==> flow/design.v <==
module register_param #(
    parameter BIT_LENGTH = 2048
) (
    input clk, rst,
    input load,
    input [BIT_LENGTH - 1 : 0] parIn,
    output reg [BIT_LENGTH - 1 : 0] parOut
);
    always@(posedge clk, posedge rst) begin
        if (rst == 1)
            parOut <= 0;
        else begin
            if (load == 1)
                parOut <= parIn;
        end
    end
endmodule
module adder #(
    parameter BIT_LENGTH = 32
) (
    input signed [BIT_LENGTH - 1 : 0] in1, in2,
    input mode,  
    output signed [BIT_LENGTH - 1 : 0] out
);
    assign out = (mode == 1) ? (in1 + in2) : (in1 - in2);
endmodule
module upCounterRE #(
    parameter BIT_LENGTH = 16
) (
    input clk, rst,
    input init_cnt, en_cnt,
    output reg [BIT_LENGTH - 1 : 0] count
);
    always @(posedge clk, posedge rst) begin
        if (rst == 1)
            count <= 0;
        else begin
            if (init_cnt == 1)
                count <= 0;
            else if (en_cnt == 1)
                count <= count + 1;
        end
    end
endmodule
module cordic_linear_DP #(
    parameter FLOAT_SIZE = 24,
    parameter INT_SIZE = 8
) (
    input clk, rst,
    input signed [INT_SIZE + FLOAT_SIZE - 1:0] x, y, z,
    input mode,
    input loadX, loadY, loadZ,loadMode,
    input sel_input, adder_mode,
    input init_cnt, en_cnt,
    output signed [INT_SIZE + FLOAT_SIZE - 1:0] x_out, y_out, z_out,
    output co, phi
);
    wire signed [INT_SIZE + FLOAT_SIZE - 1:0] y_in, z_in;
    wire signed [INT_SIZE + FLOAT_SIZE - 1:0] out_adder_y, out_adder_z;
    assign y_in = (sel_input == 1) ? y : out_adder_y; 
    assign z_in = (sel_input == 1) ? z : out_adder_z; 
    register_param #(.BIT_LENGTH(INT_SIZE + FLOAT_SIZE)) X_Reg(
        .clk(clk),
        .rst(rst),
        .load(loadX),
        .parIn(x),
        .parOut(x_out)
    );
    register_param #(.BIT_LENGTH(INT_SIZE + FLOAT_SIZE)) Y_Reg(
        .clk(clk),
        .rst(rst),
        .load(loadY),
        .parIn(y_in),
        .parOut(y_out)
    );
    register_param #(.BIT_LENGTH(INT_SIZE + FLOAT_SIZE)) Z_Reg(
        .clk(clk),
        .rst(rst),
        .load(loadZ),
        .parIn(z_in),
        .parOut(z_out)
    );
    wire mode_val;
    register_param #(.BIT_LENGTH(1)) M_Reg(
        .clk(clk),
        .rst(rst),
        .load(loadMode),
        .parIn(mode),
        .parOut(mode_val)
    );
    wire [$clog2(FLOAT_SIZE) : 0] iter;
    upCounterRE #(.BIT_LENGTH($clog2(FLOAT_SIZE) + 1)) Iter_Count(
        .clk(clk),
        .rst(rst),
        .init_cnt(init_cnt),
        .en_cnt(en_cnt),
        .count(iter)
    );
    assign co = (iter == (FLOAT_SIZE)) ? 1'b1 : 1'b0;
    wire signed [INT_SIZE + FLOAT_SIZE - 1:0] x_shift, one, one_shift;
    assign x_shift = x >>> iter;
    assign one = { {(INT_SIZE-1){1'b0}}, 1'b1, {(FLOAT_SIZE){1'b0}} }; 
    assign one_shift = one >>> iter;
    adder #(.BIT_LENGTH(INT_SIZE + FLOAT_SIZE)) Y_Adder(
        .in1(y_out),
        .in2(x_shift),
        .mode(adder_mode),
        .out(out_adder_y)
    );
    adder #(.BIT_LENGTH(INT_SIZE + FLOAT_SIZE)) Z_Adder(
        .in1(z_out),
        .in2(one_shift),
        .mode(~adder_mode),
        .out(out_adder_z)
    );
    wire phi_rotate, phi_vector; 
    assign phi_rotate = (z_out[INT_SIZE + FLOAT_SIZE - 1] == 1) ? 1'b0 : 1'b1;
    assign phi_vector = (y_out[INT_SIZE + FLOAT_SIZE - 1] == 1) ? 1'b1 : 1'b0;
    assign phi = (mode_val == 1) ? phi_vector : phi_rotate;
endmodule
module cordic_linear_CU (
    input clk, rst,
    input start,
    input co, phi,
    output reg loadX, loadY, loadZ,loadMode,
    output reg sel_input, adder_mode,
    output reg init_cnt, en_cnt,
    output reg done
);
    parameter [1:0] IDLE = 0, INIT = 1, CALC = 2, DONE = 3;
    reg [1:0] ps, ns;
    always @(ps, start, co) begin
        case (ps)
            IDLE: ns = (start == 1) ? INIT : IDLE;
            INIT: ns = (start == 1 ) ? INIT : CALC;
            CALC: ns = (co == 1) ? DONE : CALC;
            DONE: ns = IDLE;
            default: ns = IDLE;
        endcase
    end
    always @(ps, phi) begin
        loadX = 0;
        loadY = 0;
        loadZ = 0;
        loadMode = 0;
        sel_input = 0;
        adder_mode = 0;
        init_cnt = 0;
        en_cnt = 0;
        done = 0;
        case (ps)
            IDLE: ;
            INIT: begin
                init_cnt = 1;
                loadX = 1;
                loadY = 1;
                loadZ = 1;
                loadMode = 1;
                sel_input = 1;
            end
            CALC: begin
                adder_mode = phi;
                en_cnt = 1;
                sel_input = 0;
                loadY = 1;
                loadZ = 1;
            end 
            DONE: done = 1;
            default: ;
        endcase
    end
    always @(posedge clk or posedge rst) begin
        if (rst == 1)
            ps <= IDLE;
        else 
            ps <= ns;
    end
endmodule
module cordic_linear #(
    parameter FLOAT_SIZE = 24,
    parameter INT_SIZE = 8
) (
    input clk, rst,
    input start,
    input signed [INT_SIZE + FLOAT_SIZE - 1:0] x, y, z,
    input mode,
    output signed [INT_SIZE + FLOAT_SIZE - 1:0] x_out, y_out, z_out,
    output done
);
    wire loadX, loadY, loadZ, loadMode;
    wire sel_input, adder_mode;
    wire init_cnt, en_cnt;
    wire co, phi;
    cordic_linear_DP #(.FLOAT_SIZE(FLOAT_SIZE), .INT_SIZE(INT_SIZE)) DP (
        .clk(clk),
        .rst(rst),
        .x(x),
        .y(y),
        .z(z),
        .mode(mode),
        .loadX(loadX),
        .loadY(loadY),
        .loadZ(loadZ),
        .loadMode(loadMode),
        .sel_input(sel_input),
        .adder_mode(adder_mode),
        .init_cnt(init_cnt),
        .en_cnt(en_cnt),
        .x_out(x_out),
        .y_out(y_out),
        .z_out(z_out),
        .co(co),
        .phi(phi)
    );
    cordic_linear_CU CU (
        .clk(clk),
        .rst(rst),
        .start(start),
        .co(co),
        .phi(phi),
        .loadX(loadX),
        .loadY(loadY),
        .loadZ(loadZ),
        .loadMode(loadMode),
        .sel_input(sel_input),
        .adder_mode(adder_mode),
        .init_cnt(init_cnt),
        .en_cnt(en_cnt),
        .done(done)
    );
endmodule
module reciprocal_float_DP (
    input clk, rst,
    input [31:0] x,
    input loadE, loadM, loadS,
    input selE, start_cordic,
    output [31:0] out,
    output done_cordic, zero_flag
);
    wire [7:0] E_val, E_in;
    wire [7:0] out_sub, E_reg_in;
    assign E_in = x[30:23];
    register_param #(.BIT_LENGTH(8)) E_Reg(
        .clk(clk),
        .rst(rst),
        .load(loadE),
        .parIn(E_reg_in),
        .parOut(E_val)
    );
    wire [22:0] M_val, M_in;
    assign M_in = x[22:0];
    register_param #(.BIT_LENGTH(23)) M_Reg(
        .clk(clk),
        .rst(rst),
        .load(loadM),
        .parIn(M_in),
        .parOut(M_val)
    );
    wire S_val, S_in;
    assign S_in = x[31];
    register_param #(.BIT_LENGTH(1)) S_Reg(
        .clk(clk),
        .rst(rst),
        .load(loadS),
        .parIn(S_in),
        .parOut(S_val)
    );
    assign E_reg_in = (selE == 1) ? E_in : out_sub;
    wire frac_zero;
    assign frac_zero = ~(|M_val);
    wire cin;
    assign cin = (frac_zero == 1) ? 1'b1 : 1'b0;
    assign out_sub = $unsigned(8'd253) - $unsigned(E_val) + cin;
    localparam FLOAT_SIZE = 24;
    localparam INT_SIZE = 2;
    wire signed [INT_SIZE + FLOAT_SIZE - 1:0] x_in, z, y;
    assign y = { {(INT_SIZE-1){1'b0}}, 1'b1, {(FLOAT_SIZE){1'b0}} };  
    assign z = {(INT_SIZE + FLOAT_SIZE){1'b0}};  
    assign x_in = { 2'b01, M_val, 1'b0};
    wire mode;
    assign mode = 1'b1;  
    wire signed [INT_SIZE + FLOAT_SIZE - 1:0] x_out, y_out, z_out;
    cordic_linear #(.FLOAT_SIZE(FLOAT_SIZE), .INT_SIZE(INT_SIZE)) Cordic_core(
        .clk(clk),
        .rst(rst),
        .start(start_cordic),
        .x(x_in),
        .y(y),
        .z(z),
        .mode(mode),
        .x_out(x_out),
        .y_out(y_out),
        .z_out(z_out),
        .done(done_cordic)
    );
    assign out = {S_val, E_val, z_out[22:0] };
    wire exp_zero;
    assign exp_zero = ~(|E_val);
    assign zero_flag = exp_zero && frac_zero;
endmodule
module reciprocal_float_CU (
    input clk, rst,
    input start,
    input done_cordic, zero_input,
    output reg loadE, loadM, loadS,
    output reg selE, start_cordic,
    output reg done, zero_flag
);
    parameter [2:0] IDLE = 0, INIT = 1, EXP = 2, CALC = 3, ZERO = 4;
    reg [2:0] ps, ns;
    always @(ps, start, zero_input, done_cordic) begin
        case (ps)
            IDLE: ns = (start == 1) ? INIT : IDLE;
            INIT: ns = (start == 1) ? INIT : EXP;
            EXP: ns = (zero_input == 1) ? ZERO : CALC;
            CALC: ns = (done_cordic == 1) ? IDLE : CALC;
            ZERO: ns = IDLE; 
            default: ns = IDLE;
        endcase
    end
    always @(ps, done_cordic, zero_input) begin
        loadE = 0;
        loadM = 0;
        loadS = 0;
        selE = 0;
        start_cordic = 0;
        done = 0;
        zero_flag = 0;
        case (ps)
            IDLE: ;
            INIT: begin
                selE = 1;
                loadE = 1;
                loadM = 1;
                loadS = 1;
            end 
            EXP: begin
                loadE = 1;
                start_cordic = ~zero_input;  
            end
            CALC: done = done_cordic;
            ZERO: begin
                done = 1;
                zero_flag = 1;
            end
            default: ;
        endcase
    end
    always @(posedge clk or posedge rst) begin
        if (rst == 1)
            ps <= IDLE;
        else 
            ps <= ns;
    end
endmodule
module reciprocal_float(
    input clk, rst,
    input start,
    input [31:0] x,
    output [31:0] out,
    output done, zero_flag
);
    wire loadE, loadM, loadS;
    wire selE, start_cordic;
    wire done_cordic, zero_input;
    reciprocal_float_DP DP (
        .clk(clk),
        .rst(rst),
        .x(x),
        .loadE(loadE),
        .loadM(loadM),
        .loadS(loadS),
        .selE(selE),
        .start_cordic(start_cordic),
        .out(out),
        .done_cordic(done_cordic),
        .zero_flag(zero_input)
    );
    reciprocal_float_CU CU (
        .clk(clk),
        .rst(rst),
        .start(start),
        .done_cordic(done_cordic),
        .zero_input(zero_input),
        .loadE(loadE),
        .loadM(loadM),
        .loadS(loadS),
        .selE(selE),
        .start_cordic(start_cordic),
        .done(done),
        .zero_flag(zero_flag)
    );
endmodule
# Reports on reciprocal_float
# Module reciprocal_float before and after one edit of its RTL, step after step.
# Lines under "orig" count in the file above, lines under "edited" in the edited file.
# "delta": "edited" minus "orig" as printed here.
# Library cell names are shortened.
# A cell with - has no value.
[inputs] top_module="reciprocal_float" clk_port="clk" library="sky130hd" lib_corner="tt_025C_1v80"

# Edit of the RTL
# Unified diff, file above to edited file.
# This change comes from a script, not from a designer. The edited design behaves differently; no optimisation was intended.
# begin of diff
@@ -358,7 +358,11 @@
     input start,
     input [31:0] x,
-    output [31:0] out,
+    output [31:0] out_pin,
     output done, zero_flag
 );
+    wire [31:0] out;
+    reg [31:0] out_ff;
+    always @(posedge clk) out_ff <= out;
+    assign out_pin = out_ff;
     wire loadE, loadM, loadS;
     wire selE, start_cordic;
# end of diff

# After elaboration
# Yosys after proc, flatten, opt, wreduce and memory -nomap, before mapping. Memory bits, and registers merged into a memory's read port (data or address), are not among the register bits. Print and check cells are not counted. Equal cells are merged and count once.
[classes] item="add_sub_neg" orig=7 edited=7 delta=0
[classes] item="eq_ne" orig=8 edited=8 delta=0
[classes] item="shift" orig=2 edited=2 delta=0
[classes] item="n_mux" orig=31 edited=31 delta=0
[classes] item="bitwise" orig=3 edited=3 delta=0
[classes] item="reduce_logical" orig=12 edited=12 delta=0
[op_table] op="1-bit 2-to-1 mux" orig=12 edited=12 delta=0
[op_table] op="1-bit case mux with 2-bit select" orig=6 edited=6 delta=0
[op_table] op="26-bit 2-to-1 mux" orig=4 edited=4 delta=0
[op_table] op="2-bit 2-to-1 mux" orig=3 edited=3 delta=0
[op_table] op="1-bit NOT" orig=3 edited=3 delta=0
[op_table] op="2-bit OR reduction" orig=3 edited=3 delta=0
[op_table] op="3-bit OR reduction" orig=3 edited=3 delta=0
[op_table] op="26-bit adder" orig=2 edited=2 delta=0
[op_table] op="2-bit equality test with constant B" orig=2 edited=2 delta=0
[op_table] op="3-bit by 2-bit equality test with 1-bit output with constant B" orig=2 edited=2 delta=0
[op_table] op="6-bit 2-to-1 mux" orig=2 edited=2 delta=0
[op_table] op="26-bit subtractor" orig=2 edited=2 delta=0
[op_table] op="6-bit by 1-bit adder with 6-bit output with constant B" orig=1 edited=1 delta=0
[op_table] op="8-bit by 1-bit adder with 8-bit output" orig=1 edited=1 delta=0
[op_table] op="2-bit by 1-bit equality test with 1-bit output with constant B" orig=1 edited=1 delta=0
[op_table] op="3-bit by 1-bit equality test with 1-bit output with constant B" orig=1 edited=1 delta=0
[op_table] op="3-bit equality test with constant B" orig=1 edited=1 delta=0
[op_table] op="6-bit by 5-bit equality test with 1-bit output with constant B" orig=1 edited=1 delta=0
[op_table] op="1-bit logical AND" orig=1 edited=1 delta=0
[op_table] op="2-bit zero test" orig=1 edited=1 delta=0
[op_table] op="3-bit zero test" orig=1 edited=1 delta=0
[op_table] op="3-bit 2-to-1 mux" orig=1 edited=1 delta=0
[op_table] op="8-bit 2-to-1 mux" orig=1 edited=1 delta=0
[op_table] op="2-bit case mux with 4-bit select" orig=1 edited=1 delta=0
[op_table] op="3-bit case mux with 4-bit select" orig=1 edited=1 delta=0
[op_table] op="2-bit nonzero test" orig=1 edited=1 delta=0
[op_table] op="23-bit OR reduction" orig=1 edited=1 delta=0
[op_table] op="8-bit OR reduction" orig=1 edited=1 delta=0
# The list need not be complete.
[word_totals] item="register_bits" orig=96 edited=128 delta=32
[word_totals] item="in_bits" orig=35 edited=35 delta=0
[word_totals] item="output_inout_bits" orig=34 edited=34 delta=0
[word_totals] item="word_cells" orig=72 edited=73 delta=1

# Depth
# Yosys ltp: most cells in a row. Word level: on the elaborated netlist, between registers, memories and ports. Mapped: between sequential cells and ports; inverters and the memories' decode and read muxes count.
[logic_depth] item="word_depth" orig=7 edited=7 delta=0
[logic_depth] item="abc_area" orig="0" edited="0"
[logic_depth] item="mapped_depth" orig=26 edited=28 delta=2
[logic_depth] item="depth_no_buf" orig=23 edited=24 delta=1

# After synthesis
# The flow's flattened synthesis, as Yosys stat reports it; memories are mapped. The netlist is that of the ABC_AREA named above (0 if unset); the other value can give another one.
[types] cell="dfxtp_1" orig=0 edited=32 delta=32
[types] cell="buf_4" orig=26 edited=2 delta=-24
[types] cell="nand2_1" orig=132 edited=147 delta=15
[types] cell="a21oi_1" orig=75 edited=89 delta=14
[types] cell="xnor2_1" orig=40 edited=28 delta=-12
[types] cell="nand3_1" orig=18 edited=30 delta=12
[types] cell="nand2b_1" orig=8 edited=20 delta=12
[types] cell="a21o_1" orig=20 edited=29 delta=9
[types] cell="buf_2" orig=2 edited=11 delta=9
[types] cell="mux2i_1" orig=10 edited=18 delta=8
[types] cell="o22ai_1" orig=7 edited=15 delta=8
[types] cell="o31ai_1" orig=12 edited=19 delta=7
[types] cell="a22o_1" orig=10 edited=3 delta=-7
[types] cell="xor2_1" orig=30 edited=36 delta=6
[types] cell="mux4_2" orig=19 edited=13 delta=-6
[types] cell="or3_1" orig=10 edited=4 delta=-6
[types] cell="and3_1" orig=9 edited=4 delta=-5
[types] cell="a211oi_1" orig=7 edited=12 delta=5
# The list need not be complete.
[mapped] item="stdcells" orig=1067 edited=1154 delta=87
[mapped] item="synth_area_um2" orig=9162.5 edited=9959.6 delta=797.1
[mapped] item="seqArea_um2" orig=2504.9 edited=3145.5 delta=640.6
[mapped] item="ffs" orig=100 edited=132 delta=32
[mapped] item="buf_cells" orig=82 edited=67 delta=-15
# The figures by module come from a second, unflattened synthesis with its own total; it is not the netlist above.
[hier_totals] item="cells_unflattened" orig=1162 edited=1194 delta=32
[hier_totals] item="hier_area_um2" orig=11626.2 edited=12266.8 delta=640.6
# Rows give one instance, submodules left out.
[modules_orig] module="adder #(BIT_LENGTH=26)" n_inst=2 cells=263 mod_area_um2=1885.6 seq_area_um2=0.0
[modules_orig] module="register_param #(BIT_LENGTH=26)" n_inst=3 cells=56 mod_area_um2=1073.5 seq_area_um2=650.6
[modules_orig] module="cordic_linear_DP" n_inst=1 cells=278 mod_area_um2=2348.5 seq_area_um2=0.0
[modules_orig] module="register_param #(BIT_LENGTH=23)" n_inst=1 cells=49 mod_area_um2=860.8 seq_area_um2=575.6
[modules_orig] module="register_param #(BIT_LENGTH=8)" n_inst=1 cells=18 mod_area_um2=335.3 seq_area_um2=200.2
[modules_orig] module="reciprocal_float_DP" n_inst=1 cells=51 mod_area_um2=315.3 seq_area_um2=0.0
[modules_orig] module="upCounterRE #(BIT_LENGTH=6)" n_inst=1 cells=27 mod_area_um2=277.8 seq_area_um2=150.1
[modules_orig] module="reciprocal_float_CU" n_inst=1 cells=19 mod_area_um2=210.2 seq_area_um2=126.4
[modules_orig] module="cordic_linear_CU" n_inst=1 cells=20 mod_area_um2=198.9 seq_area_um2=101.3
[modules_orig] module="register_param #(BIT_LENGTH=1)" n_inst=2 cells=3 mod_area_um2=43.8 seq_area_um2=25.0
[modules_orig] module="cordic_linear" n_inst=1 cells=0 mod_area_um2=0.0 seq_area_um2=0.0
[modules_orig] module="reciprocal_float" n_inst=1 cells=0 mod_area_um2=0.0 seq_area_um2=0.0
[modules_edited] module="adder #(BIT_LENGTH=26)" n_inst=2 cells=263 mod_area_um2=1885.6 seq_area_um2=0.0
[modules_edited] module="register_param #(BIT_LENGTH=26)" n_inst=3 cells=56 mod_area_um2=1073.5 seq_area_um2=650.6
[modules_edited] module="cordic_linear_DP" n_inst=1 cells=278 mod_area_um2=2348.5 seq_area_um2=0.0
[modules_edited] module="register_param #(BIT_LENGTH=23)" n_inst=1 cells=49 mod_area_um2=860.8 seq_area_um2=575.6
[modules_edited] module="reciprocal_float" n_inst=1 cells=32 mod_area_um2=640.6 seq_area_um2=640.6
[modules_edited] module="register_param #(BIT_LENGTH=8)" n_inst=1 cells=18 mod_area_um2=335.3 seq_area_um2=200.2
[modules_edited] module="reciprocal_float_DP" n_inst=1 cells=51 mod_area_um2=315.3 seq_area_um2=0.0
[modules_edited] module="upCounterRE #(BIT_LENGTH=6)" n_inst=1 cells=27 mod_area_um2=277.8 seq_area_um2=150.1
[modules_edited] module="reciprocal_float_CU" n_inst=1 cells=19 mod_area_um2=210.2 seq_area_um2=126.4
[modules_edited] module="cordic_linear_CU" n_inst=1 cells=20 mod_area_um2=198.9 seq_area_um2=101.3
[modules_edited] module="register_param #(BIT_LENGTH=1)" n_inst=2 cells=3 mod_area_um2=43.8 seq_area_um2=25.0
[modules_edited] module="cordic_linear" n_inst=1 cells=0 mod_area_um2=0.0 seq_area_um2=0.0

# Path before layout
# Path of least setup slack by OpenSTA after synthesis, without wires, with an ideal clock, recovery checks aside; 20% of the period is set as input and as output delay. Where synthesis merged equal registers, the netlist keeps one of their names.
[synth_path] item="kind" orig="reg2reg" edited="reg2reg"
[synth_path] item="startpoint" orig="register DP.Cordic_core.DP.Iter_Count.count[0]" edited="register DP.Cordic_core.DP.Iter_Count.count[0]"
[synth_path] item="endpoint" orig="register DP.Cordic_core.DP.Y_Reg.parOut[25]" edited="register DP.Cordic_core.DP.Z_Reg.parOut[25]"
[synth_path] item="period_ns" orig=11.0 edited=11.0 delta=0.0
[synth_path] item="t_arrival_ns" orig=5.208 edited=5.325 delta=0.117
[synth_path] item="required_time_ns" orig=10.865 edited=10.930 delta=0.065
[synth_path] item="path_slack_ns" orig=5.657 edited=5.605 delta=-0.052
[synth_path] item="delay_ns" orig=5.343 edited=5.395 delta=0.052
[synth_path] item="path_stages" orig=24 edited=26 delta=2
[synth_path] item="n_path_buf" orig=2 edited=3 delta=1
[synth_path] item="synth_period_reached_ns" orig=5.343 edited=5.395 delta=0.052
# "delay_ns" is the arrival time less input delay plus setup time.
# "path_stages" counts driving pins, that of a launching flip-flop among them; a cell with two outputs on the path counts twice.
# "synth_period_reached_ns" = period - worst setup slack (recovery checks aside). The figure is calculated, with input and output delays left at 20% of the set period.
# The rows between start and end are the longest chain of elaborated cells between them; the timing report does not say that the signal goes this way. Where chains are equally long, one stands for them.
# Each line given opens the expression or statement behind the cell; cells for indexed reads and writes are added by Yosys, which also makes memories of some case tables.
# At most two assigning lines are given for a register; there are more.
[synth_via_orig] path_cell_list="dfrtp_1 -> buf_6 -> buf_2 -> inv_1 -> ha_1 -> and3b_1 -> a31oi_1 -> a211o_1 -> o211a_1 -> ha_1 -> nand2_1 -> or4_1 -> o41ai_1 -> xnor2_1 -> ha_1 -> a21o_1 -> a22o_1 -> o41ai_1 -> o21ai_0 -> a21oi_1 -> o31ai_1 -> and4_1 -> a2111oi_2 -> nand3_1" elab_chain_cells=4
[synth_rtl_orig] item="start: declaration" line=32 source="output reg [BIT_LENGTH - 1 : 0] count"
[synth_rtl_orig] item="start: assignment" line=36 source="count <= 0;"
[synth_rtl_orig] item="start: assignment" line=41 source="count <= count + 1;"
[synth_rtl_orig] item="26-bit by 6-bit >>> shifter with 26-bit output" line=101 source="assign x_shift = x >>> iter;"
[synth_rtl_orig] item="26-bit subtractor" line=25 source="assign out = (mode == 1) ? (in1 + in2) : (in1 - in2);"
[synth_rtl_orig] item="26-bit 2-to-1 mux" line=25
[synth_rtl_orig] item="26-bit 2-to-1 mux" line=60 source="assign y_in = (sel_input == 1) ? y : out_adder_y;"
[synth_rtl_orig] item="end: assignment" line=11 source="parOut <= 0;"
[synth_rtl_orig] item="end: assignment" line=14 source="parOut <= parIn;"
[synth_rtl_orig] item="end: declaration" line=7 source="output reg [BIT_LENGTH - 1 : 0] parOut"
[synth_via_edited] path_cell_list="dfrtp_1 -> inv_1 -> buf_1 -> ha_1 -> clkbuf_1 -> inv_1 -> nor2_1 -> nand3_1 -> ha_1 -> inv_1 -> a21oi_1 -> o21ai_0 -> nand2_1 -> xor2_1 -> ha_1 -> clkbuf_1 -> a21o_1 -> a221o_1 -> a41oi_1 -> o21a_1 -> o31ai_1 -> a31oi_1 -> o31a_1 -> o21ai_0 -> or4_1 -> nand3_1" elab_chain_cells=4
[synth_rtl_edited] item="start: declaration" line=32 source="output reg [BIT_LENGTH - 1 : 0] count"
[synth_rtl_edited] item="start: assignment" line=36 source="count <= 0;"
[synth_rtl_edited] item="start: assignment" line=41 source="count <= count + 1;"
[synth_rtl_edited] item="26-bit by 6-bit >>> shifter with 26-bit output" line=103 source="assign one_shift = one >>> iter;"
[synth_rtl_edited] item="26-bit adder" line=25 source="assign out = (mode == 1) ? (in1 + in2) : (in1 - in2);"
[synth_rtl_edited] item="26-bit 2-to-1 mux" line=25
[synth_rtl_edited] item="26-bit 2-to-1 mux" line=61 source="assign z_in = (sel_input == 1) ? z : out_adder_z;"
[synth_rtl_edited] item="end: assignment" line=11 source="parOut <= 0;"
[synth_rtl_edited] item="end: assignment" line=14 source="parOut <= parIn;"
[synth_rtl_edited] item="end: declaration" line=7 source="output reg [BIT_LENGTH - 1 : 0] parOut"

# Timing after layout
# From the final timing report of the runs of set A: the path of least setup slack in the routed layout; clock arrival at registers is part of the times.
[layout_path] item="kind" orig="reg2reg" edited="reg2reg"
[layout_path] item="startpoint" orig="register DP.Cordic_core.DP.Iter_Count.count[0]" edited="register DP.Cordic_core.DP.Iter_Count.count[0]"
[layout_path] item="endpoint" orig="register DP.Cordic_core.DP.Y_Reg.parOut[25]" edited="register DP.Cordic_core.DP.Y_Reg.parOut[25]"
[layout_path] item="period_ns" orig=11.0 edited=11.0 delta=0.0
[layout_path] item="t_arrival_ns" orig=6.56 edited=7.07 delta=0.51
[layout_path] item="required_time_ns" orig=11.24 edited=11.30 delta=0.06
[layout_path] item="path_slack_ns" orig=4.68 edited=4.24 delta=-0.44
[layout_path] item="path_stages" orig=19 edited=22 delta=3
[layout_path] item="n_path_buf" orig=1 edited=0 delta=-1
# The rows between start and end are the longest chain of elaborated cells between them; the timing report does not say that the signal goes this way. Where chains are equally long, one stands for them.
# At most two assigning lines are given for a register; there are more.
[layout_via_orig] path_cell_list="dfrtp_1 -> buf_4 -> mux4_1 -> mux2_2 -> a222oi_1 -> nand4_1 -> or4_1 -> o41ai_1 -> xnor2_1 -> ha_1 -> a21o_1 -> a22o_1 -> o41ai_1 -> o21ai_0 -> a21oi_1 -> o31ai_1 -> and4_1 -> a2111oi_2 -> nand3_1" elab_chain_cells=4
[layout_rtl_orig] item="start: declaration" line=32 source="output reg [BIT_LENGTH - 1 : 0] count"
[layout_rtl_orig] item="start: assignment" line=36 source="count <= 0;"
[layout_rtl_orig] item="start: assignment" line=41 source="count <= count + 1;"
[layout_rtl_orig] item="26-bit by 6-bit >>> shifter with 26-bit output" line=101 source="assign x_shift = x >>> iter;"
[layout_rtl_orig] item="26-bit subtractor" line=25 source="assign out = (mode == 1) ? (in1 + in2) : (in1 - in2);"
[layout_rtl_orig] item="26-bit 2-to-1 mux" line=25
[layout_rtl_orig] item="26-bit 2-to-1 mux" line=60 source="assign y_in = (sel_input == 1) ? y : out_adder_y;"
[layout_rtl_orig] item="end: assignment" line=11 source="parOut <= 0;"
[layout_rtl_orig] item="end: assignment" line=14 source="parOut <= parIn;"
[layout_rtl_orig] item="end: declaration" line=7 source="output reg [BIT_LENGTH - 1 : 0] parOut"
[layout_via_edited] path_cell_list="dfrtp_1 -> inv_1 -> ha_1 -> nand3b_1 -> o211ai_2 -> a221oi_1 -> ha_1 -> and4_1 -> nor4b_4 -> a21oi_1 -> xor2_1 -> ha_1 -> a21o_1 -> a21o_1 -> a2bb2oi_1 -> a31oi_1 -> o2111ai_1 -> a21oi_1 -> o31ai_1 -> o211ai_1 -> nand3_1 -> or3b_1" elab_chain_cells=4
[layout_rtl_edited] item="start: declaration" line=32 source="output reg [BIT_LENGTH - 1 : 0] count"
[layout_rtl_edited] item="start: assignment" line=36 source="count <= 0;"
[layout_rtl_edited] item="start: assignment" line=41 source="count <= count + 1;"
[layout_rtl_edited] item="26-bit by 6-bit >>> shifter with 26-bit output" line=101 source="assign x_shift = x >>> iter;"
[layout_rtl_edited] item="26-bit subtractor" line=25 source="assign out = (mode == 1) ? (in1 + in2) : (in1 - in2);"
[layout_rtl_edited] item="26-bit 2-to-1 mux" line=25
[layout_rtl_edited] item="26-bit 2-to-1 mux" line=60 source="assign y_in = (sel_input == 1) ? y : out_adder_y;"
[layout_rtl_edited] item="end: assignment" line=11 source="parOut <= 0;"
[layout_rtl_edited] item="end: assignment" line=14 source="parOut <= parIn;"
[layout_rtl_edited] item="end: declaration" line=7 source="output reg [BIT_LENGTH - 1 : 0] parOut"

# Flow runs
# Both versions went through the flow (Yosys, OpenROAD) with the same settings in each pair. Constraints: input delay and output delay 20% of the set period each, output load 0.01 pF.
[settings_set_A] CORE_UTILIZATION=40 period_ns=11.0 CAP_MARGIN=20 CORE_MARGIN=2 SLEW_MARGIN=20
[results_set_A] item="ys_area_um2" orig=9162.5 edited=9959.6 delta=797.1
[results_set_A] item="die_area_um2" orig=24133.6 edited=26177.6 delta=2044.0
[results_set_A] item="finalCellArea_um2" orig=10204.8 edited=11469.8 delta=1265.0
[results_set_A] item="worst_setup_slack_ns" orig=4.676 edited=4.238 delta=-0.438
[results_set_A] item="final_setup_tns_ns" orig=0.000 edited=0.000 delta=0.000
[results_set_A] item="holdWs_ns" orig=0.477 edited=0.365 delta=-0.112
[results_set_A] item="power.total_mw" orig=0.9601 edited=1.345 delta=0.3849
[results_set_A] item="period_reached_ns" orig=6.324 edited=6.762 delta=0.438
[settings_set_B] CAP_MARGIN=25 CELL_PAD_IN_SITES_GLOBAL_PLACEMENT=1 CORE_MARGIN=4 CORE_UTILIZATION=65 SETUP_SLACK_MARGIN=0.56 period_ns=7.62 SLEW_MARGIN=20
[results_set_B] item="ys_area_um2" orig=9162.5
[results_set_B] item="die_area_um2" orig=16059.2
[results_set_B] item="finalCellArea_um2" orig=10044.6
[results_set_B] item="worst_setup_slack_ns" orig=1.103
[results_set_B] item="final_setup_tns_ns" orig=0.000
[results_set_B] item="holdWs_ns" orig=0.487
[results_set_B] item="power.total_mw" orig=1.346
[results_set_B] item="period_reached_ns" orig=6.517
# set B, edited: no final report: placement broke off with GPL-0301.
# "period_reached_ns" is the run's clock period less its worst setup slack. It is reckoned from that one timing run; input and output delays stay at 20% of the period that was set.
# "power.total_mw" rests on the timing tool's default activity at the inputs, not on a simulated workload.
